==> flow/design.v <==
`timescale 1ns / 1ps
package ascon_pkg;
    typedef logic [0:4][63:0] t_state_array;
    typedef logic [0:11][7:0] t_constant_addition;
    typedef logic [0:31][7:0] t_substitution;
    /*verilator lint_off UNUSEDPARAM*/
    localparam t_constant_addition C_LUT_ADDITION = {
        8'hF0,
        8'hE1,
        8'hD2,
        8'hC3,
        8'hB4,
        8'hA5,
        8'h96,
        8'h87,
        8'h78,
        8'h69,
        8'h5A,
        8'h4B
    };
    localparam t_substitution C_LUT_SBOX = {
        8'h04,
        8'h0B,
        8'h1F,
        8'h14,
        8'h1A,
        8'h15,
        8'h09,
        8'h02,
        8'h1B,
        8'h05,
        8'h08,
        8'h12,
        8'h1D,
        8'h03,
        8'h06,
        8'h1C,
        8'h1E,
        8'h13,
        8'h07,
        8'h0E,
        8'h00,
        8'h0D,
        8'h11,
        8'h18,
        8'h10,
        8'h0C,
        8'h01,
        8'h19,
        8'h16,
        8'h0A,
        8'h0F,
        8'h17
    };
    /*verilator lint_on UNUSEDPARAM*/
endpackage : ascon_pkg
`timescale 1ns / 1ps
module ascon_fsm (
    input  logic                clock,                        
    input  logic                reset_n,                      
    input  logic                i_sys_enable,                 
    input  logic                i_start,                      
    input  logic                i_data_valid,                 
    input  logic unsigned [3:0] i_round_count,                
    input  logic unsigned [1:0] i_block_count,                
    output logic                o_valid_cipher,               
    output logic                o_done,                       
    output logic                o_mux_select,                 
    output logic                o_enable_xor_data_begin,      
    output logic                o_enable_xor_key_begin,       
    output logic                o_enable_xor_key_end,         
    output logic                o_enable_xor_lsb_end,         
    output logic                o_enable_state_reg,           
    output logic                o_enable_cipher_reg,          
    output logic                o_enable_tag_reg,             
    output logic                o_enable_round_counter,       
    output logic                o_reset_round_counter_to_6,   
    output logic                o_reset_round_counter_to_0,   
    output logic                o_enable_block_counter,       
    output logic                o_reset_block_counter,        
    output logic                o_ready                       
);
    typedef enum logic unsigned [4:0] {
        STATE_IDLE,                      
        STATE_CONFIGURATION,             
        STATE_START_INITIALIZATION,      
        STATE_PROCESS_INITIALIZATION,    
        STATE_END_INITIALIZATION,        
        STATE_IDLE_ASSOCIATED_DATA,      
        STATE_START_ASSOCIATED_DATA,     
        STATE_PROCESS_ASSOCIATED_DATA,   
        STATE_END_ASSOCIATED_DATA,       
        STATE_IDLE_PLAIN_TEXT,           
        STATE_START_PLAIN_TEXT,          
        STATE_PROCESS_PLAIN_TEXT,        
        STATE_END_PLAIN_TEXT,            
        STATE_IDLE_FINALIZATION,         
        STATE_START_FINALIZATION,        
        STATE_PROCESS_FINALIZATION,      
        STATE_END_FINALIZATION           
    } type_state_e;
    logic next_o_valid_cipher;               
    logic next_o_done;                       
    logic next_o_mux_select;                 
    logic next_o_enable_xor_data_begin;      
    logic next_o_enable_xor_key_begin;       
    logic next_o_enable_xor_key_end;         
    logic next_o_enable_xor_lsb_end;         
    logic next_o_enable_state_reg;           
    logic next_o_enable_cipher_reg;          
    logic next_o_enable_tag_reg;             
    logic next_o_enable_round_counter;       
    logic next_o_reset_round_counter_to_6;   
    logic next_o_reset_round_counter_to_0;   
    logic next_o_enable_block_counter;       
    logic next_o_reset_block_counter;        
    type_state_e
        current_state,   
        next_state;      
    always_ff @(posedge clock or negedge reset_n) begin
        if (!reset_n) begin
            current_state <= STATE_IDLE;
        end
        else if (i_sys_enable) begin
            current_state <= next_state;
        end
        else begin
            current_state <= STATE_IDLE;
        end
    end
    assign o_ready = (current_state == STATE_IDLE_ASSOCIATED_DATA) || (current_state == STATE_IDLE_PLAIN_TEXT) ||
        (current_state == STATE_IDLE_FINALIZATION);
    always_comb begin
        next_state = STATE_IDLE;
        unique case (current_state)
            STATE_IDLE: begin
                if (i_start) begin
                    next_state = STATE_CONFIGURATION;
                end
            end
            STATE_CONFIGURATION: begin
                next_state = STATE_START_INITIALIZATION;
            end
            STATE_START_INITIALIZATION: begin
                next_state = STATE_PROCESS_INITIALIZATION;
            end
            STATE_PROCESS_INITIALIZATION: begin
                if (i_round_count >= 4'h9) begin
                    next_state = STATE_END_INITIALIZATION;
                end
                else begin
                    next_state = STATE_PROCESS_INITIALIZATION;
                end
            end
            STATE_END_INITIALIZATION: begin
                next_state = STATE_IDLE_ASSOCIATED_DATA;
            end
            STATE_IDLE_ASSOCIATED_DATA: begin
                if (i_data_valid) begin
                    next_state = STATE_START_ASSOCIATED_DATA;
                end
                else begin
                    next_state = STATE_IDLE_ASSOCIATED_DATA;
                end
            end
            STATE_START_ASSOCIATED_DATA: begin
                next_state = STATE_PROCESS_ASSOCIATED_DATA;
            end
            STATE_PROCESS_ASSOCIATED_DATA: begin
                if (i_round_count >= 4'h9) begin
                    next_state = STATE_END_ASSOCIATED_DATA;
                end
                else begin
                    next_state = STATE_PROCESS_ASSOCIATED_DATA;
                end
            end
            STATE_END_ASSOCIATED_DATA: begin
                next_state = STATE_IDLE_PLAIN_TEXT;
            end
            STATE_IDLE_PLAIN_TEXT: begin
                if (i_data_valid) begin
                    next_state = STATE_START_PLAIN_TEXT;
                end
                else begin
                    next_state = STATE_IDLE_PLAIN_TEXT;
                end
            end
            STATE_START_PLAIN_TEXT: begin
                next_state = STATE_PROCESS_PLAIN_TEXT;
            end
            STATE_PROCESS_PLAIN_TEXT: begin
                if (i_round_count >= 4'h9) begin
                    next_state = STATE_END_PLAIN_TEXT;
                end
                else begin
                    next_state = STATE_PROCESS_PLAIN_TEXT;
                end
            end
            STATE_END_PLAIN_TEXT: begin
                if (i_block_count >= 2'b11) begin
                    next_state = STATE_IDLE_FINALIZATION;
                end
                else begin
                    next_state = STATE_IDLE_PLAIN_TEXT;
                end
            end
            STATE_IDLE_FINALIZATION: begin
                if (i_data_valid) begin
                    next_state = STATE_START_FINALIZATION;
                end
                else begin
                    next_state = STATE_IDLE_FINALIZATION;
                end
            end
            STATE_START_FINALIZATION: begin
                next_state = STATE_PROCESS_FINALIZATION;
            end
            STATE_PROCESS_FINALIZATION: begin
                if (i_round_count >= 4'h9) begin
                    next_state = STATE_END_FINALIZATION;
                end
                else begin
                    next_state = STATE_PROCESS_FINALIZATION;
                end
            end
            STATE_END_FINALIZATION: begin
                next_state = STATE_IDLE;
            end
            /*verilator coverage_off*/
            default: begin
                next_state = STATE_IDLE;
            end
            /*verilator coverage_on*/
        endcase
    end
    always_comb begin
        next_o_valid_cipher             = 0;
        next_o_done                     = 0;
        next_o_mux_select               = 1;
        next_o_enable_xor_data_begin    = 0;
        next_o_enable_xor_key_begin     = 0;
        next_o_enable_xor_key_end       = 0;
        next_o_enable_xor_lsb_end       = 0;
        next_o_enable_state_reg         = 1;
        next_o_enable_cipher_reg        = 0;
        next_o_enable_tag_reg           = 0;
        next_o_enable_round_counter     = 0;
        next_o_reset_round_counter_to_6 = 0;
        next_o_reset_round_counter_to_0 = 0;
        next_o_enable_block_counter     = 0;
        next_o_reset_block_counter      = 0;
        unique case (current_state)
            STATE_IDLE: begin
                next_o_enable_state_reg = 0;
            end
            STATE_CONFIGURATION: begin
                next_o_enable_state_reg         = 0;
                next_o_mux_select               = 0;
                next_o_reset_round_counter_to_0 = 1;
            end
            STATE_START_INITIALIZATION: begin
                next_o_mux_select           = 0;
                next_o_enable_round_counter = 1;
            end
            STATE_PROCESS_INITIALIZATION: begin
                next_o_enable_round_counter = 1;
            end
            STATE_END_INITIALIZATION: begin
                next_o_enable_xor_key_end = 1;
            end
            STATE_IDLE_ASSOCIATED_DATA: begin
                next_o_enable_state_reg         = 0;
                next_o_reset_round_counter_to_6 = 1;
            end
            STATE_START_ASSOCIATED_DATA: begin
                next_o_enable_round_counter  = 1;
                next_o_enable_xor_data_begin = 1;
            end
            STATE_PROCESS_ASSOCIATED_DATA: begin
                next_o_enable_round_counter = 1;
            end
            STATE_END_ASSOCIATED_DATA: begin
                next_o_enable_xor_lsb_end  = 1;
                next_o_reset_block_counter = 1;
            end
            STATE_IDLE_PLAIN_TEXT: begin
                next_o_enable_state_reg         = 0;
                next_o_reset_round_counter_to_6 = 1;
            end
            STATE_START_PLAIN_TEXT: begin
                next_o_enable_round_counter  = 1;
                next_o_enable_xor_data_begin = 1;
                next_o_enable_block_counter  = 1;
                next_o_enable_cipher_reg     = 1;
                next_o_valid_cipher          = 1;
            end
            STATE_PROCESS_PLAIN_TEXT: begin
                next_o_enable_round_counter = 1;
            end
            STATE_END_PLAIN_TEXT: begin
                next_o_enable_round_counter = 1;
            end
            STATE_IDLE_FINALIZATION: begin
                next_o_enable_round_counter     = 1;
                next_o_enable_state_reg         = 0;
                next_o_reset_round_counter_to_0 = 1;
            end
            STATE_START_FINALIZATION: begin
                next_o_enable_round_counter  = 1;
                next_o_enable_xor_data_begin = 1;
                next_o_enable_xor_key_begin  = 1;
                next_o_enable_cipher_reg     = 1;
                next_o_valid_cipher          = 1;
            end
            STATE_PROCESS_FINALIZATION: begin
                next_o_enable_round_counter = 1;
            end
            STATE_END_FINALIZATION: begin
                next_o_enable_xor_key_end = 1;
                next_o_enable_tag_reg     = 1;
                next_o_done               = 1;
            end
            /*verilator coverage_off*/
            default: begin
                next_o_valid_cipher             = 0;
                next_o_done                     = 0;
                next_o_mux_select               = 1;
                next_o_enable_xor_data_begin    = 0;
                next_o_enable_xor_key_begin     = 0;
                next_o_enable_xor_key_end       = 0;
                next_o_enable_xor_lsb_end       = 0;
                next_o_enable_state_reg         = 1;
                next_o_enable_cipher_reg        = 0;
                next_o_enable_tag_reg           = 0;
                next_o_enable_round_counter     = 0;
                next_o_reset_round_counter_to_6 = 0;
                next_o_reset_round_counter_to_0 = 0;
                next_o_enable_block_counter     = 0;
                next_o_reset_block_counter      = 0;
            end
            /*verilator coverage_on*/
        endcase
    end
    always_ff @(posedge clock or negedge reset_n) begin
        if (!reset_n) begin
            o_valid_cipher             <= 0;
            o_done                     <= 0;
            o_mux_select               <= 1;
            o_enable_xor_data_begin    <= 0;
            o_enable_xor_key_begin     <= 0;
            o_enable_xor_key_end       <= 0;
            o_enable_xor_lsb_end       <= 0;
            o_enable_state_reg         <= 0;
            o_enable_cipher_reg        <= 0;
            o_enable_tag_reg           <= 0;
            o_enable_round_counter     <= 0;
            o_reset_round_counter_to_6 <= 0;
            o_reset_round_counter_to_0 <= 0;
            o_enable_block_counter     <= 0;
            o_reset_block_counter      <= 0;
        end
        else if (i_sys_enable) begin
            o_valid_cipher             <= next_o_valid_cipher;
            o_done                     <= next_o_done;
            o_mux_select               <= next_o_mux_select;
            o_enable_xor_data_begin    <= next_o_enable_xor_data_begin;
            o_enable_xor_key_begin     <= next_o_enable_xor_key_begin;
            o_enable_xor_key_end       <= next_o_enable_xor_key_end;
            o_enable_xor_lsb_end       <= next_o_enable_xor_lsb_end;
            o_enable_state_reg         <= next_o_enable_state_reg;
            o_enable_cipher_reg        <= next_o_enable_cipher_reg;
            o_enable_tag_reg           <= next_o_enable_tag_reg;
            o_enable_round_counter     <= next_o_enable_round_counter;
            o_reset_round_counter_to_6 <= next_o_reset_round_counter_to_6;
            o_reset_round_counter_to_0 <= next_o_reset_round_counter_to_0;
            o_enable_block_counter     <= next_o_enable_block_counter;
            o_reset_block_counter      <= next_o_reset_block_counter;
        end
        else begin
            o_valid_cipher             <= 0;
            o_done                     <= 0;
            o_mux_select               <= 1;
            o_enable_xor_data_begin    <= 0;
            o_enable_xor_key_begin     <= 0;
            o_enable_xor_key_end       <= 0;
            o_enable_xor_lsb_end       <= 0;
            o_enable_state_reg         <= 0;
            o_enable_cipher_reg        <= 0;
            o_enable_tag_reg           <= 0;
            o_enable_round_counter     <= 0;
            o_reset_round_counter_to_6 <= 0;
            o_reset_round_counter_to_0 <= 0;
            o_enable_block_counter     <= 0;
            o_reset_block_counter      <= 0;
        end
    end
endmodule
`timescale 1ns / 1ps
module xor_begin
(
    input  logic         [319:0]         i_state,             
    input  logic         [ 63:0] i_data,              
    input  logic         [127:0] i_key,               
    input  logic                 i_enable_xor_key,    
    input  logic                 i_enable_xor_data,   
    output logic         [319:0]         o_state              
);
    assign o_state[319:256] = i_enable_xor_data ? (i_state[319:256] ^ i_data) : i_state[319:256];
    assign o_state[255:192] = i_enable_xor_key ? (i_state[255:192] ^ i_key[127:64]) : i_state[255:192];
    assign o_state[191:128] = i_enable_xor_key ? (i_state[191:128] ^ i_key[63:0]) : i_state[191:128];
    assign o_state[127:64] = i_state[127:64];
    assign o_state[63:0] = i_state[63:0];
endmodule
`timescale 1ns / 1ps
module xor_end
(
    input  logic         [319:0]         i_state,            
    input  logic         [127:0] i_key,              
    input  logic                 i_enable_xor_key,   
    input  logic                 i_enable_xor_lsb,   
    output logic         [319:0]         o_state             
);
    logic [63:0] state_part_4_xored_with_lsb;   
    assign state_part_4_xored_with_lsb = {i_state[63:1], i_state[0] ^ i_enable_xor_lsb};
    assign o_state[319:256] = i_state[319:256];
    assign o_state[255:192] = i_state[255:192];
    assign o_state[191:128] = i_state[191:128];
    assign o_state[127:64] = i_enable_xor_key ? (i_state[127:64] ^ i_key[127:64]) : i_state[127:64];
    assign
        o_state[63:0] = i_enable_xor_key ? (state_part_4_xored_with_lsb ^ i_key[63:0]) : state_part_4_xored_with_lsb;
endmodule
`timescale 1ns / 1ps
module addition_layer
(
    input  logic         [3:0] i_round,   
    input  logic         [319:0]       i_state,   
    output logic         [319:0]       o_state    
);
    assign o_state[319:256] = i_state[319:256];
    assign o_state[255:192] = i_state[255:192];
    logic [7:0] s_round_constant;   
    always_comb begin
        case (i_round)
            4'd0 : s_round_constant = 8'hF0;
            4'd1 : s_round_constant = 8'hE1;
            4'd2 : s_round_constant = 8'hD2;
            4'd3 : s_round_constant = 8'hC3;
            4'd4 : s_round_constant = 8'hB4;
            4'd5 : s_round_constant = 8'hA5;
            4'd6 : s_round_constant = 8'h96;
            4'd7 : s_round_constant = 8'h87;
            4'd8 : s_round_constant = 8'h78;
            4'd9 : s_round_constant = 8'h69;
            4'd10: s_round_constant = 8'h5A;
            4'd11: s_round_constant = 8'h4B;
            default: s_round_constant = 8'h00;
        endcase
    end
    assign o_state[191:128] = i_state[191:128] ^ {56'h00000000000000, s_round_constant};
    assign o_state[127:64] = i_state[127:64];
    assign o_state[63:0] = i_state[63:0];
endmodule
`timescale 1ns / 1ps
module sbox
(
    input  logic unsigned [4:0] i_data,   
    output logic          [4:0] o_data    
);
    always_comb begin
        case (i_data)
            5'd0 : o_data = 5'h04;
            5'd1 : o_data = 5'h0B;
            5'd2 : o_data = 5'h1F;
            5'd3 : o_data = 5'h14;
            5'd4 : o_data = 5'h1A;
            5'd5 : o_data = 5'h15;
            5'd6 : o_data = 5'h09;
            5'd7 : o_data = 5'h02;
            5'd8 : o_data = 5'h1B;
            5'd9 : o_data = 5'h05;
            5'd10: o_data = 5'h08;
            5'd11: o_data = 5'h12;
            5'd12: o_data = 5'h1D;
            5'd13: o_data = 5'h03;
            5'd14: o_data = 5'h06;
            5'd15: o_data = 5'h1C;
            5'd16: o_data = 5'h1E;
            5'd17: o_data = 5'h13;
            5'd18: o_data = 5'h07;
            5'd19: o_data = 5'h0E;
            5'd20: o_data = 5'h00;
            5'd21: o_data = 5'h0D;
            5'd22: o_data = 5'h11;
            5'd23: o_data = 5'h18;
            5'd24: o_data = 5'h10;
            5'd25: o_data = 5'h0C;
            5'd26: o_data = 5'h01;
            5'd27: o_data = 5'h19;
            5'd28: o_data = 5'h16;
            5'd29: o_data = 5'h0A;
            5'd30: o_data = 5'h0F;
            5'd31: o_data = 5'h17;
            default: o_data = 5'h00;
        endcase
    end
endmodule
`timescale 1ns / 1ps
module substitution_layer
#(
    parameter int G_NUM_SBOXES = 64   
) (
    input  logic         [319:0] i_state,   
    output logic         [319:0] o_state    
);
    for (genvar i = 0; i < G_NUM_SBOXES; i = i + 1) begin : g_sbox
        sbox sbox_i (
            .i_data({i_state[256+i], i_state[192+i], i_state[128+i], i_state[64+i], i_state[0+i]}),
            .o_data({o_state[256+i], o_state[192+i], o_state[128+i], o_state[64+i], o_state[0+i]})
        );
    end
endmodule
`timescale 1ns / 1ps
module diffusion_layer
(
    input  logic         [319:0] i_state,   
    output logic         [319:0] o_state    
);
    assign o_state[319:256] = i_state[319:256] ^ {i_state[274:256], i_state[319:275]} ^ {i_state[283:256], i_state[319:284]};
    assign o_state[255:192] = i_state[255:192] ^ {i_state[252:192], i_state[255:253]} ^ {i_state[230:192], i_state[255:231]};
    assign o_state[191:128] = i_state[191:128] ^ {i_state[128], i_state[191:129]} ^ {i_state[133:128], i_state[191:134]};
    assign o_state[127:64] = i_state[127:64] ^ {i_state[73:64], i_state[127:74]} ^ {i_state[80:64], i_state[127:81]};
    assign o_state[63:0] = i_state[63:0] ^ {i_state[6:0], i_state[63:7]} ^ {i_state[40:0], i_state[63:41]};
endmodule
 `timescale 1ns / 1ps
module permutation
(
    input  logic                 clock,                     
    input  logic                 reset_n,                   
    input  logic                 i_sys_enable,              
    input  logic                 i_mux_select,              
    input  logic                 i_enable_xor_key_begin,    
    input  logic                 i_enable_xor_data_begin,   
    input  logic                 i_enable_xor_key_end,      
    input  logic                 i_enable_xor_lsb_end,      
    input  logic                 i_enable_cipher_reg,       
    input  logic                 i_enable_tag_reg,          
    input  logic                 i_enable_state_reg,        
    input  logic         [319:0]         i_state,                   
    input  logic         [  3:0] i_round,                   
    input  logic         [ 63:0] i_data,                    
    input  logic         [127:0] i_key,                     
    output logic         [319:0]         o_state,                   
    output logic         [ 63:0] o_cipher,                  
    output logic         [127:0] o_tag                      
);
    logic         [319:0]
        state_mux_output,                    
        state_xor_begin_output,              
        state_adder_output,                  
        state_substitution_layer_output,     
        state_diffusion_output,              
        state_xor_end_output,                
        state_output_reg;                    
    logic [ 63:0] o_cipher_reg;              
    logic [127:0] o_tag_reg;                 
    assign state_mux_output = (i_mux_select == 1'b0) ? i_state : state_output_reg;
    xor_begin xor_begin_1 (
        .i_state          (state_mux_output),
        .i_data           (i_data),
        .i_key            (i_key),
        .i_enable_xor_key (i_enable_xor_key_begin),
        .i_enable_xor_data(i_enable_xor_data_begin),
        .o_state          (state_xor_begin_output)
    );
    addition_layer addition_layer_1 (
        .i_round(i_round),
        .i_state(state_xor_begin_output),
        .o_state(state_adder_output)
    );
    substitution_layer #(
        .G_NUM_SBOXES(64)
    ) substitution_layer_1 (
        .i_state(state_adder_output),
        .o_state(state_substitution_layer_output)
    );
    diffusion_layer diffusion_layer_1 (
        .i_state(state_substitution_layer_output),
        .o_state(state_diffusion_output)
    );
    xor_end xor_end_1 (
        .i_state         (state_diffusion_output),
        .i_key           (i_key),
        .i_enable_xor_key(i_enable_xor_key_end),
        .i_enable_xor_lsb(i_enable_xor_lsb_end),
        .o_state         (state_xor_end_output)
    );
    always_ff @(posedge clock or negedge reset_n) begin
        if (!reset_n) begin
            state_output_reg <= '0;
            o_cipher_reg     <= 0;
            o_tag_reg        <= 0;
        end
        else if (i_sys_enable) begin
            if (i_enable_state_reg) begin
                state_output_reg <= state_xor_end_output;
            end
            if (i_enable_cipher_reg) begin
                o_cipher_reg <= state_xor_begin_output[319:256];
            end
            if (i_enable_tag_reg) begin
                o_tag_reg <= {state_xor_end_output[127:64], state_xor_end_output[63:0]};
            end
        end
        else begin
            state_output_reg <= '0;
            o_cipher_reg     <= 0;
            o_tag_reg        <= 0;
        end
    end
    assign o_state  = state_output_reg;
    assign o_cipher = o_cipher_reg;
    assign o_tag    = o_tag_reg;
endmodule
`timescale 1ns / 1ps
module ascon
(
    input  logic         clock,            
    input  logic         reset_n,          
    input  logic         i_sys_enable,     
    input  logic         i_start,          
    input  logic         i_data_valid,     
    input  logic [ 63:0] i_data,           
    input  logic [127:0] i_key,            
    input  logic [127:0] i_nonce,          
    output logic [ 63:0] o_cipher,         
    output logic [127:0] o_tag,            
    output logic         o_valid_cipher,   
    output logic         o_done,           
    output logic         o_ready           
);
    logic
        s_mux_select,                       
        s_enable_xor_data_begin,            
        s_enable_xor_key_begin,             
        s_enable_xor_key_end,               
        s_enable_xor_lsb_end,               
        s_enable_state_reg,                 
        s_enable_cipher_reg,                
        s_enable_tag_reg,                   
        s_enable_round_counter,             
        s_reset_round_counter_to_6,         
        s_reset_round_counter_to_0,         
        s_enable_block_counter,             
        s_reset_block_counter,              
        s_valid_cipher,                     
        reg_valid_cipher,                   
        s_done,                             
        reg_done;                           
    logic         [319:0]       o_state;            
    logic         [3:0] reg_round_counter;  
    logic         [1:0] reg_block_counter;  
    ascon_fsm ascon_fsm_inst (
        .clock                     (clock),
        .reset_n                   (reset_n),
        .i_sys_enable              (i_sys_enable),
        .i_start                   (i_start),
        .i_data_valid              (i_data_valid),
        .i_round_count             (reg_round_counter),
        .i_block_count             (reg_block_counter),
        .o_valid_cipher            (s_valid_cipher),
        .o_done                    (s_done),
        .o_mux_select              (s_mux_select),
        .o_enable_xor_data_begin   (s_enable_xor_data_begin),
        .o_enable_xor_key_begin    (s_enable_xor_key_begin),
        .o_enable_xor_key_end      (s_enable_xor_key_end),
        .o_enable_xor_lsb_end      (s_enable_xor_lsb_end),
        .o_enable_state_reg        (s_enable_state_reg),
        .o_enable_cipher_reg       (s_enable_cipher_reg),
        .o_enable_tag_reg          (s_enable_tag_reg),
        .o_enable_round_counter    (s_enable_round_counter),
        .o_reset_round_counter_to_6(s_reset_round_counter_to_6),
        .o_reset_round_counter_to_0(s_reset_round_counter_to_0),
        .o_enable_block_counter    (s_enable_block_counter),
        .o_reset_block_counter     (s_reset_block_counter),
        .o_ready                   (o_ready)
    );
    permutation permutation_inst (
        .clock                  (clock),
        .reset_n                (reset_n),
        .i_sys_enable           (i_sys_enable),
        .i_mux_select           (s_mux_select),
        .i_enable_xor_key_begin (s_enable_xor_key_begin),
        .i_enable_xor_data_begin(s_enable_xor_data_begin),
        .i_enable_xor_key_end   (s_enable_xor_key_end),
        .i_enable_xor_lsb_end   (s_enable_xor_lsb_end),
        .i_enable_cipher_reg    (s_enable_cipher_reg),
        .i_enable_tag_reg       (s_enable_tag_reg),
        .i_enable_state_reg     (s_enable_state_reg),
        .i_state                ({i_data, i_key[127:64], i_key[63:0], i_nonce[127:64], i_nonce[63:0]}),
        .i_round                (reg_round_counter),
        .i_data                 (i_data),
        .i_key                  (i_key),
        .o_state                (o_state),
        .o_cipher               (o_cipher),
        .o_tag                  (o_tag)
    );
    always_ff @(posedge clock or negedge reset_n) begin
        if (!reset_n) begin
            reg_round_counter <= 4'b0;
            reg_block_counter <= 2'b0;
            reg_valid_cipher  <= 1'b0;
            reg_done          <= 1'b0;
        end
        else if (i_sys_enable) begin
            reg_valid_cipher <= s_valid_cipher;
            reg_done         <= s_done;
            if (s_reset_round_counter_to_6) begin
                reg_round_counter <= 4'd6;
            end
            else if (s_reset_round_counter_to_0) begin
                reg_round_counter <= 4'b0;
            end
            else if (s_enable_round_counter) begin
                reg_round_counter <= reg_round_counter + 4'b0001;
            end
            if (s_reset_block_counter) begin
                reg_block_counter <= 2'b00;
            end
            else if (s_enable_block_counter) begin
                reg_block_counter <= reg_block_counter + 2'b01;
            end
        end
        else begin
            reg_round_counter <= 4'b0;
            reg_block_counter <= 2'b0;
            reg_valid_cipher  <= 1'b0;
            reg_done          <= 1'b0;
        end
    end
    assign o_valid_cipher = reg_valid_cipher;
    assign o_done         = reg_done;
endmodule
--- tool output ---
Reports on ascon
Tool output for the design above before and after an edit, in the order of the flow.
"orig" refers to lines of the RTL above, "edited" to lines of the edited file.
"delta" is "edited" less "orig", of the values as shown; "rel_change_pct" is that difference over "orig", in percent.
Cell names lack the library's common part.
{"block": "inputs", "design": "ascon", "clock": "clock", "lib": "sky130hd", "corner": "tt_025C_1v80"}

The edit
The edit as a unified diff against the file above.
The edited RTL no longer does the same as the RTL above: the edit was made by script, with no optimisation intended.
begin of diff
@@ -584,8 +584,5 @@
         .o_state(state_substitution_layer_output)
     );
-    diffusion_layer diffusion_layer_1 (
-        .i_state(state_substitution_layer_output),
-        .o_state(state_diffusion_output)
-    );
+    assign state_diffusion_output = state_substitution_layer_output;
     xor_end xor_end_1 (
         .i_state         (state_diffusion_output),
end of diff

Word level
Source: Yosys, flattened and elaborated, memories not mapped. Widths are those after wreduce. Registers that Yosys merges into a memory's read port (data or address) are not register bits. Print and check cells do not count.
Memory sizes are those after Yosys's memory passes, which may raise the word count (mostly to a power of two), join words into wider ones and drop unused or constant bits.
{"block": "bits", "item": "output_inout_bits", "orig": 195, "edited": 195, "delta": 0, "rel_change_pct": 0.00}
{"block": "bits", "item": "input_bits", "orig": 325, "edited": 325, "delta": 0, "rel_change_pct": 0.00}
{"block": "bits", "item": "n_memories", "orig": 66, "edited": 66, "delta": 0, "rel_change_pct": 0.00}
{"block": "bits", "item": "mem_bits_ro", "orig": 10848, "edited": 10848, "delta": 0, "rel_change_pct": 0.00}
{"block": "bits", "item": "word_cells", "orig": 180, "edited": 170, "delta": -10, "rel_change_pct": -5.56}
{"block": "bits", "item": "reg_bits", "orig": 540, "edited": 540, "delta": 0, "rel_change_pct": 0.00}
{"block": "memory_table", "item": "memory_list", "orig": "32x15 r1 w0; 32x5 r1 w0; 32x5 r1 w0; 32x5 r1 w0; 32x5 r1 w0; 32x5 r1 w0; [+60]", "edited": "32x15 r1 w0; 32x5 r1 w0; 32x5 r1 w0; 32x5 r1 w0; 32x5 r1 w0; 32x5 r1 w0; [+60]"}
A list marked [+n] leaves out that many cells.
{"block": "classes", "item": "reduce_logical", "orig": 3, "edited": 3, "delta": 0, "rel_change_pct": 0.00}
{"block": "classes", "item": "eq_ne", "orig": 20, "edited": 20, "delta": 0, "rel_change_pct": 0.00}
{"block": "classes", "item": "cmp", "orig": 2, "edited": 2, "delta": 0, "rel_change_pct": 0.00}
{"block": "classes", "item": "n_logic", "orig": 17, "edited": 7, "delta": -10, "rel_change_pct": -58.82}
{"block": "classes", "item": "add_sub_neg", "orig": 2, "edited": 2, "delta": 0, "rel_change_pct": 0.00}
{"block": "classes", "item": "n_mux", "orig": 47, "edited": 47, "delta": 0, "rel_change_pct": 0.00}
{"block": "ops", "operator": "64-bit bitwise XOR", "orig": 15, "edited": 5, "delta": -10, "rel_change_pct": -66.67}
Operator kinds equal on both sides are left out: 24.

Longest topological paths
Yosys ltp: most cells in a row. Word level: on the elaborated netlist, between registers, memories and ports. Mapped: between sequential cells and ports; inverters and the memories' decode and read muxes count.
{"block": "logic_depth", "item": "ltp_word", "orig": 7, "edited": 5, "delta": -2, "rel_change_pct": -28.57}
{"block": "logic_depth", "item": "abc_area", "orig": "0", "edited": "0"}
{"block": "logic_depth", "item": "depth_mapped", "orig": 17, "edited": 18, "delta": 1, "rel_change_pct": 5.88}
{"block": "logic_depth", "item": "ltp_nobuf", "orig": 10, "edited": 9, "delta": -1, "rel_change_pct": -10.00}

After synthesis
The flow's flattened synthesis, as Yosys stat reports it; memories are mapped. The netlist is that of the ABC_AREA named above (0 if unset); the other value can give another one.
{"block": "by_type", "cell_type": "mux2i_1", "orig": 694, "edited": 241, "delta": -453, "rel_change_pct": -65.27}
{"block": "by_type", "cell_type": "xnor2_1", "orig": 574, "edited": 257, "delta": -317, "rel_change_pct": -55.23}
{"block": "by_type", "cell_type": "xnor3_1", "orig": 165, "edited": 4, "delta": -161, "rel_change_pct": -97.58}
{"block": "by_type", "cell_type": "and2_1", "orig": 17, "edited": 170, "delta": 153, "rel_change_pct": 900.00}
{"block": "by_type", "cell_type": "nand2_1", "orig": 372, "edited": 509, "delta": 137, "rel_change_pct": 36.83}
{"block": "by_type", "cell_type": "mux2_2", "orig": 67, "edited": 174, "delta": 107, "rel_change_pct": 159.70}
{"block": "by_type", "cell_type": "maj3_1", "orig": 100, "edited": 0, "delta": -100, "rel_change_pct": -100.00}
{"block": "by_type", "cell_type": "nor2_1", "orig": 569, "edited": 472, "delta": -97, "rel_change_pct": -17.05}
{"block": "by_type", "cell_type": "o211ai_1", "orig": 9, "edited": 106, "delta": 97, "rel_change_pct": 1077.78}
{"block": "by_type", "cell_type": "nor2b_1", "orig": 159, "edited": 226, "delta": 67, "rel_change_pct": 42.14}
{"block": "by_type", "cell_type": "a211oi_1", "orig": 249, "edited": 311, "delta": 62, "rel_change_pct": 24.90}
{"block": "by_type", "cell_type": "a31oi_1", "orig": 60, "edited": 121, "delta": 61, "rel_change_pct": 101.67}
{"block": "by_type", "cell_type": "a22o_1", "orig": 0, "edited": 57, "delta": 57}
{"block": "by_type", "cell_type": "o211a_1", "orig": 1, "edited": 55, "delta": 54, "rel_change_pct": 5400.00}
{"block": "by_type", "cell_type": "a21oi_1", "orig": 332, "edited": 385, "delta": 53, "rel_change_pct": 15.96}
{"block": "by_type", "cell_type": "a211o_1", "orig": 2, "edited": 55, "delta": 53, "rel_change_pct": 2650.00}
{"block": "by_type", "cell_type": "o311ai_0", "orig": 0, "edited": 52, "delta": 52}
{"block": "by_type", "cell_type": "nand4_1", "orig": 11, "edited": 62, "delta": 51, "rel_change_pct": 463.64}
Cell types equal on both sides are left out: 7.
Not every row of either side is listed.
{"block": "synth_totals", "item": "buf_cells", "orig": 361, "edited": 366, "delta": 5, "rel_change_pct": 1.39}
{"block": "synth_totals", "item": "yosys_area_mm2", "orig": 0.0527656, "edited": 0.0472904, "delta": -0.0054752, "rel_change_pct": -10.38}
{"block": "synth_totals", "item": "mapped_cells", "orig": 5747, "edited": 5677, "delta": -70, "rel_change_pct": -1.22}
{"block": "synth_totals", "item": "ff_cells", "orig": 537, "edited": 537, "delta": 0, "rel_change_pct": 0.00}
The figures by module come from a second, unflattened synthesis with its own total; it is not the netlist above.
{"block": "unflattened", "item": "hier_cells", "orig": 5545, "edited": 5225, "delta": -320, "rel_change_pct": -5.77}
{"block": "unflattened", "item": "area_unflattened_mm2", "orig": 0.0592443, "edited": 0.0516258, "delta": -0.0076185, "rel_change_pct": -12.86}
Rows give one instance, submodules left out.
{"block": "modules_orig", "module": "permutation", "area_mm2": 0.02732, "mod_seq_area_mm2": 0.0128123, "instances": 1, "n_cells": 2006}
{"block": "modules_orig", "module": "sbox", "area_mm2": 0.0002177, "mod_seq_area_mm2": 0, "instances": 64, "n_cells": 28}
{"block": "modules_orig", "module": "diffusion_layer", "area_mm2": 0.0076186, "mod_seq_area_mm2": 0, "instances": 1, "n_cells": 320}
{"block": "modules_orig", "module": "xor_begin", "area_mm2": 0.0035697, "mod_seq_area_mm2": 0, "instances": 1, "n_cells": 533}
{"block": "modules_orig", "module": "xor_end", "area_mm2": 0.0032056, "mod_seq_area_mm2": 0, "instances": 1, "n_cells": 463}
{"block": "modules_orig", "module": "addition_layer", "area_mm2": 0.0024536, "mod_seq_area_mm2": 0, "instances": 1, "n_cells": 326}
{"block": "modules_orig", "module": "ascon_fsm", "area_mm2": 0.0007945, "mod_seq_area_mm2": 0.0004267, "instances": 1, "n_cells": 74}
{"block": "modules_orig", "module": "ascon", "area_mm2": 0.0003491, "mod_seq_area_mm2": 0.0002002, "instances": 1, "n_cells": 31}
{"block": "modules_orig", "module": "substitution_layer #(G_NUM_SBOXES=64)", "area_mm2": 0, "mod_seq_area_mm2": 0, "instances": 1, "n_cells": 0}
{"block": "modules_edited", "module": "permutation", "area_mm2": 0.02732, "mod_seq_area_mm2": 0.0128123, "instances": 1, "n_cells": 2006}
{"block": "modules_edited", "module": "sbox", "area_mm2": 0.0002177, "mod_seq_area_mm2": 0, "instances": 64, "n_cells": 28}
{"block": "modules_edited", "module": "xor_begin", "area_mm2": 0.0035697, "mod_seq_area_mm2": 0, "instances": 1, "n_cells": 533}
{"block": "modules_edited", "module": "xor_end", "area_mm2": 0.0032056, "mod_seq_area_mm2": 0, "instances": 1, "n_cells": 463}
{"block": "modules_edited", "module": "addition_layer", "area_mm2": 0.0024536, "mod_seq_area_mm2": 0, "instances": 1, "n_cells": 326}
{"block": "modules_edited", "module": "ascon_fsm", "area_mm2": 0.0007945, "mod_seq_area_mm2": 0.0004267, "instances": 1, "n_cells": 74}
{"block": "modules_edited", "module": "ascon", "area_mm2": 0.0003491, "mod_seq_area_mm2": 0.0002002, "instances": 1, "n_cells": 31}
{"block": "modules_edited", "module": "substitution_layer #(G_NUM_SBOXES=64)", "area_mm2": 0, "mod_seq_area_mm2": 0, "instances": 1, "n_cells": 0}

Worst setup path after synthesis
OpenSTA on the mapped netlist: ideal clock, no wires. The path of least setup slack (recovery checks aside). Input and output delay are each 20% of the period. Register names are those of the netlist, which keeps one name where synthesis merged equal registers.
{"block": "synth_path", "item": "path_type", "orig": "input port to flip-flop", "edited": "input port to flip-flop"}
{"block": "synth_path", "item": "from", "orig": "input port i_nonce[45]", "edited": "input port i_nonce[4]"}
{"block": "synth_path", "item": "to", "orig": "register permutation_inst.state_output_reg[198]", "edited": "register permutation_inst.state_output_reg[196]"}
{"block": "synth_path", "item": "launch_ns", "orig": 2.000, "edited": 2.000, "delta": 0.000, "rel_change_pct": 0.00}
{"block": "synth_path", "item": "setup_ns", "orig": 0.126, "edited": 0.141, "delta": 0.015}
{"block": "synth_path", "item": "t_arrival_ns", "orig": 3.951, "edited": 3.685, "delta": -0.266, "rel_change_pct": -6.73}
{"block": "synth_path", "item": "delay_ns", "orig": 2.077, "edited": 1.826, "delta": -0.251, "rel_change_pct": -12.08}
{"block": "synth_path", "item": "tclk_ns", "orig": 10.0, "edited": 10.0, "delta": 0.0, "rel_change_pct": 0.00}
{"block": "synth_path", "item": "setup_slack_ns", "orig": 5.923, "edited": 6.174, "delta": 0.251}
{"block": "synth_path", "item": "stages", "orig": 9, "edited": 10, "delta": 1, "rel_change_pct": 11.11}
{"block": "synth_path", "item": "required_ns", "orig": 9.874, "edited": 9.859, "delta": -0.015, "rel_change_pct": -0.15}
{"block": "synth_path", "item": "synth_period_reached_ns", "orig": 4.077, "edited": 3.826, "delta": -0.251, "rel_change_pct": -6.16}
"delay_ns" is the arrival time less input delay plus setup time.
"stages": output pins that drive a net of the path, with the launching flip-flop's if there is one; two outputs of one cell count as two.
"synth_period_reached_ns" is the clock period less the worst setup slack; recovery checks do not enter. This is arithmetic on one report: input and output delays are still those of the set period (20% each).
Between the ends stands the longest chain of elaborated cells between them, by number of cells; it is not shown to be the way that was timed. Of several equally long chains one is given.
Each line given opens the expression or statement behind the cell; cells for indexed reads and writes are added by Yosys, which also makes memories of some case tables.
The chain passes a memory read, where the word-level depth is cut; so it can be longer than that depth.
At most two assigning lines are given for a register; there are more.
{"block": "synth_between_orig", "cell_sequence": "mux2i_1 inv_1 ha_1 inv_1 mux2i_4 xor2_2 xnor3_1 and3_1 a311o_1", "elab_chain_len": 5}
{"block": "synth_rtl_orig", "item": "from (decl)", "line": 634, "text": "input  logic [127:0] i_nonce,"}
{"block": "synth_rtl_orig", "item": "320-bit two-way mux", "line": 566, "text": "assign state_mux_output = (i_mux_select == 1'b0) ? i_state : state_output_reg;"}
{"block": "synth_rtl_orig", "item": "memory 32 x 5 bit", "line": 470, "text": "case (i_data)"}
{"block": "synth_rtl_orig", "item": "64-bit bitwise XOR", "line": 529, "text": "assign o_state[255:192] = i_state[255:192] ^ {i_state[252:192], i_state[255:253]} ^ {i_state[230:192], i_state ..."}
{"block": "synth_rtl_orig", "item": "320-bit two-way mux", "line": 604, "text": "if (i_enable_state_reg) begin"}
{"block": "synth_rtl_orig", "item": "320-bit two-way mux", "line": 603, "text": "else if (i_sys_enable) begin"}
{"block": "synth_rtl_orig", "item": "to (assign)", "line": 599, "text": "state_output_reg <= '0;"}
{"block": "synth_rtl_orig", "item": "to (assign)", "line": 605, "text": "state_output_reg <= state_xor_end_output;"}
{"block": "synth_rtl_orig", "item": "to (decl)", "line": 563, "text": "state_output_reg;"}
{"block": "synth_between_edited", "cell_sequence": "mux2i_1 inv_1 ha_1 buf_1 inv_1 nand3_1 a21oi_1 nand4b_1 o31ai_1 a31oi_1", "elab_chain_len": 4}
{"block": "synth_rtl_edited", "item": "from (decl)", "line": 631, "text": "input  logic [127:0] i_nonce,"}
{"block": "synth_rtl_edited", "item": "320-bit two-way mux", "line": 566, "text": "assign state_mux_output = (i_mux_select == 1'b0) ? i_state : state_output_reg;"}
{"block": "synth_rtl_edited", "item": "memory 32 x 5 bit", "line": 470, "text": "case (i_data)"}
{"block": "synth_rtl_edited", "item": "320-bit two-way mux", "line": 601, "text": "if (i_enable_state_reg) begin"}
{"block": "synth_rtl_edited", "item": "320-bit two-way mux", "line": 600, "text": "else if (i_sys_enable) begin"}
{"block": "synth_rtl_edited", "item": "to (assign)", "line": 596, "text": "state_output_reg <= '0;"}
{"block": "synth_rtl_edited", "item": "to (assign)", "line": 602, "text": "state_output_reg <= state_xor_end_output;"}
{"block": "synth_rtl_edited", "item": "to (decl)", "line": 563, "text": "state_output_reg;"}

Worst path after layout
Path of least setup slack in the final report of the runs of pair A (OpenROAD, finished layout, wires in). Where an end is a register, its clock arrival counts in the times.
{"block": "layout_path", "item": "path_type", "orig": "flip-flop to flip-flop", "edited": "flip-flop to flip-flop"}
{"block": "layout_path", "item": "from", "orig": "register ascon_fsm_inst.o_mux_select", "edited": "register ascon_fsm_inst.o_mux_select"}
{"block": "layout_path", "item": "to", "orig": "register permutation_inst.o_tag_reg[118]", "edited": "register permutation_inst.state_output_reg[110]"}
{"block": "layout_path", "item": "setup_ns", "orig": 0.16, "edited": 0.10, "delta": -0.06}
{"block": "layout_path", "item": "launch_ns", "orig": 0.65, "edited": 0.64, "delta": -0.01, "rel_change_pct": -1.54}
{"block": "layout_path", "item": "stages", "orig": 12, "edited": 11, "delta": -1, "rel_change_pct": -8.33}
{"block": "layout_path", "item": "setup_slack_ns", "orig": 1.09, "edited": 2.07, "delta": 0.98}
{"block": "layout_path", "item": "required_ns", "orig": 6.36, "edited": 6.39, "delta": 0.03, "rel_change_pct": 0.47}
{"block": "layout_path", "item": "tclk_ns", "orig": 5.85, "edited": 5.85, "delta": 0.00, "rel_change_pct": 0.00}
{"block": "layout_path", "item": "t_arrival_ns", "orig": 5.28, "edited": 4.33, "delta": -0.95, "rel_change_pct": -17.99}
Between the ends stands the longest chain of elaborated cells between them, by number of cells; it is not shown to be the way that was timed. Of several equally long chains one is given.
The chain passes a memory read, where the word-level depth is cut; so it can be longer than that depth.
At most two assigning lines are given for a register; there are more.
{"block": "layout_between_orig", "cell_sequence": "dfstp_4 buf_12 buf_4 mux2_2 ha_1 inv_1 a211oi_1 xnor2_1 xor2_1 xnor2_1 xnor2_1 a21oi_1", "elab_chain_len": 11}
{"block": "layout_rtl_orig", "item": "from (decl)", "line": 68, "text": "output logic                o_mux_select,"}
{"block": "layout_rtl_orig", "item": "from (assign)", "line": 348, "text": "o_mux_select               <= 1;"}
{"block": "layout_rtl_orig", "item": "from (assign)", "line": 365, "text": "o_mux_select               <= next_o_mux_select;"}
{"block": "layout_rtl_orig", "item": "320-bit two-way mux", "line": 566, "text": "assign state_mux_output = (i_mux_select == 1'b0) ? i_state : state_output_reg;"}
{"block": "layout_rtl_orig", "item": "64-bit bitwise XOR", "line": 410, "text": "assign o_state[191:128] = i_enable_xor_key ? (i_state[191:128] ^ i_key[63:0]) : i_state[191:128];"}
{"block": "layout_rtl_orig", "item": "64-bit two-way mux", "line": 410}
{"block": "layout_rtl_orig", "item": "64-bit by 8-bit bitwise XOR with 64-bit output", "line": 459, "text": "assign o_state[191:128] = i_state[191:128] ^ {56'h00000000000000, s_round_constant};"}
{"block": "layout_rtl_orig", "item": "memory 32 x 5 bit", "line": 470, "text": "case (i_data)"}
{"block": "layout_rtl_orig", "item": "64-bit bitwise XOR x2", "line": 531, "text": "assign o_state[127:64] = i_state[127:64] ^ {i_state[73:64], i_state[127:74]} ^ {i_state[80:64], i_state[127:81 ..."}
{"block": "layout_rtl_orig", "item": "64-bit bitwise XOR", "line": 428, "text": "assign o_state[127:64] = i_enable_xor_key ? (i_state[127:64] ^ i_key[127:64]) : i_state[127:64];"}
{"block": "layout_rtl_orig", "item": "64-bit two-way mux", "line": 428}
{"block": "layout_rtl_orig", "item": "128-bit two-way mux", "line": 610, "text": "if (i_enable_tag_reg) begin"}
{"block": "layout_rtl_orig", "item": "128-bit two-way mux", "line": 603, "text": "else if (i_sys_enable) begin"}
{"block": "layout_rtl_orig", "item": "to (assign)", "line": 601, "text": "o_tag_reg        <= 0;"}
{"block": "layout_rtl_orig", "item": "to (assign)", "line": 611, "text": "o_tag_reg <= {state_xor_end_output[127:64], state_xor_end_output[63:0]};"}
{"block": "layout_rtl_orig", "item": "to (decl)", "line": 565, "text": "logic [127:0] o_tag_reg;"}
{"block": "layout_between_edited", "cell_sequence": "dfstp_4 buf_12 buf_4 nor2b_1 a21oi_1 ha_1 inv_1 a211oi_1 xnor2_1 xor2_1 o2bb2ai_1", "elab_chain_len": 9}
{"block": "layout_rtl_edited", "item": "from (decl)", "line": 68, "text": "output logic                o_mux_select,"}
{"block": "layout_rtl_edited", "item": "from (assign)", "line": 348, "text": "o_mux_select               <= 1;"}
{"block": "layout_rtl_edited", "item": "from (assign)", "line": 365, "text": "o_mux_select               <= next_o_mux_select;"}
{"block": "layout_rtl_edited", "item": "320-bit two-way mux", "line": 566, "text": "assign state_mux_output = (i_mux_select == 1'b0) ? i_state : state_output_reg;"}
{"block": "layout_rtl_edited", "item": "64-bit bitwise XOR", "line": 410, "text": "assign o_state[191:128] = i_enable_xor_key ? (i_state[191:128] ^ i_key[63:0]) : i_state[191:128];"}
{"block": "layout_rtl_edited", "item": "64-bit two-way mux", "line": 410}
{"block": "layout_rtl_edited", "item": "64-bit by 8-bit bitwise XOR with 64-bit output", "line": 459, "text": "assign o_state[191:128] = i_state[191:128] ^ {56'h00000000000000, s_round_constant};"}
{"block": "layout_rtl_edited", "item": "memory 32 x 5 bit", "line": 470, "text": "case (i_data)"}
{"block": "layout_rtl_edited", "item": "64-bit bitwise XOR", "line": 428, "text": "assign o_state[127:64] = i_enable_xor_key ? (i_state[127:64] ^ i_key[127:64]) : i_state[127:64];"}
{"block": "layout_rtl_edited", "item": "64-bit two-way mux", "line": 428}
{"block": "layout_rtl_edited", "item": "320-bit two-way mux", "line": 601, "text": "if (i_enable_state_reg) begin"}
{"block": "layout_rtl_edited", "item": "320-bit two-way mux", "line": 600, "text": "else if (i_sys_enable) begin"}
{"block": "layout_rtl_edited", "item": "to (assign)", "line": 596, "text": "state_output_reg <= '0;"}
{"block": "layout_rtl_edited", "item": "to (assign)", "line": 602, "text": "state_output_reg <= state_xor_end_output;"}
{"block": "layout_rtl_edited", "item": "to (decl)", "line": 563, "text": "state_output_reg;"}

Measured runs
Runs of the flow (Yosys, OpenROAD) on both versions; the two runs of a pair have the same settings. The constraints put input and output delay at 20% of the set period each and load the outputs with 0.01 pF.
{"block": "flow_settings_pair_A", "period_ns": 5.85, "CAP_MARGIN": 20, "CORE_MARGIN": 2, "CORE_UTILIZATION": 40, "SLEW_MARGIN": 20}
{"block": "measured_pair_A", "item": "die_area_mm2", "orig": 0.134836, "edited": 0.120993, "delta": -0.013843, "rel_change_pct": -10.27}
{"block": "measured_pair_A", "item": "stdcell_area_mm2", "orig": 0.0631969, "edited": 0.0559099, "delta": -0.0072870, "rel_change_pct": -11.53}
{"block": "measured_pair_A", "item": "finalUtil_pct", "orig": 48.2, "edited": 47.5, "delta": -0.7}
{"block": "measured_pair_A", "item": "setup_tns_ns", "orig": 0.000, "edited": 0.000, "delta": 0.000}
{"block": "measured_pair_A", "item": "ws_setup_ns", "orig": 1.089, "edited": 2.067, "delta": 0.978}
{"block": "measured_pair_A", "item": "period_less_ws_ns", "orig": 4.761, "edited": 3.783, "delta": -0.978, "rel_change_pct": -20.54}
{"block": "measured_pair_A", "item": "ws_hold_ns", "orig": 0.482, "edited": 0.507, "delta": 0.025}
{"block": "measured_pair_A", "item": "synth_chip_area_mm2", "orig": 0.0527656, "edited": 0.0472904, "delta": -0.0054752, "rel_change_pct": -10.38}
{"block": "flow_settings_pair_B", "ABC_AREA": 0, "CAP_MARGIN": 25, "CELL_PAD_IN_SITES_DETAIL_PLACEMENT": 2, "CORE_ASPECT_RATIO": 0.55, "CORE_MARGIN": 2, "CORE_UTILIZATION": 25, "GPL_ROUTABILITY_DRIVEN": 0, "PLACE_DENSITY_LB_ADDON": 0.01, "SETUP_SLACK_MARGIN": -0.39, "SLEW_MARGIN": 15, "TNS_END_PERCENT": 50, "period_ns": 6.28}
{"block": "measured_pair_B", "item": "die_area_mm2", "orig": 0.214918, "edited": 0.192813, "delta": -0.022105, "rel_change_pct": -10.29}
{"block": "measured_pair_B", "item": "stdcell_area_mm2", "orig": 0.0648459, "edited": 0.05739, "delta": -0.0074559, "rel_change_pct": -11.50}
{"block": "measured_pair_B", "item": "finalUtil_pct", "orig": 31.1, "edited": 30.5, "delta": -0.6}
{"block": "measured_pair_B", "item": "setup_tns_ns", "orig": 0.000, "edited": 0.000, "delta": 0.000}
{"block": "measured_pair_B", "item": "ws_setup_ns", "orig": 1.150, "edited": 2.248, "delta": 1.098}
{"block": "measured_pair_B", "item": "period_less_ws_ns", "orig": 5.130, "edited": 4.032, "delta": -1.098, "rel_change_pct": -21.40}
{"block": "measured_pair_B", "item": "ws_hold_ns", "orig": 0.520, "edited": 0.501, "delta": -0.019}
{"block": "measured_pair_B", "item": "synth_chip_area_mm2", "orig": 0.0527656, "edited": 0.0472904, "delta": -0.0054752, "rel_change_pct": -10.38}
"period_less_ws_ns" is the run's clock period less its worst setup slack. It is reckoned from that one timing run; input and output delays stay at 20% of the period that was set.
--- end ---
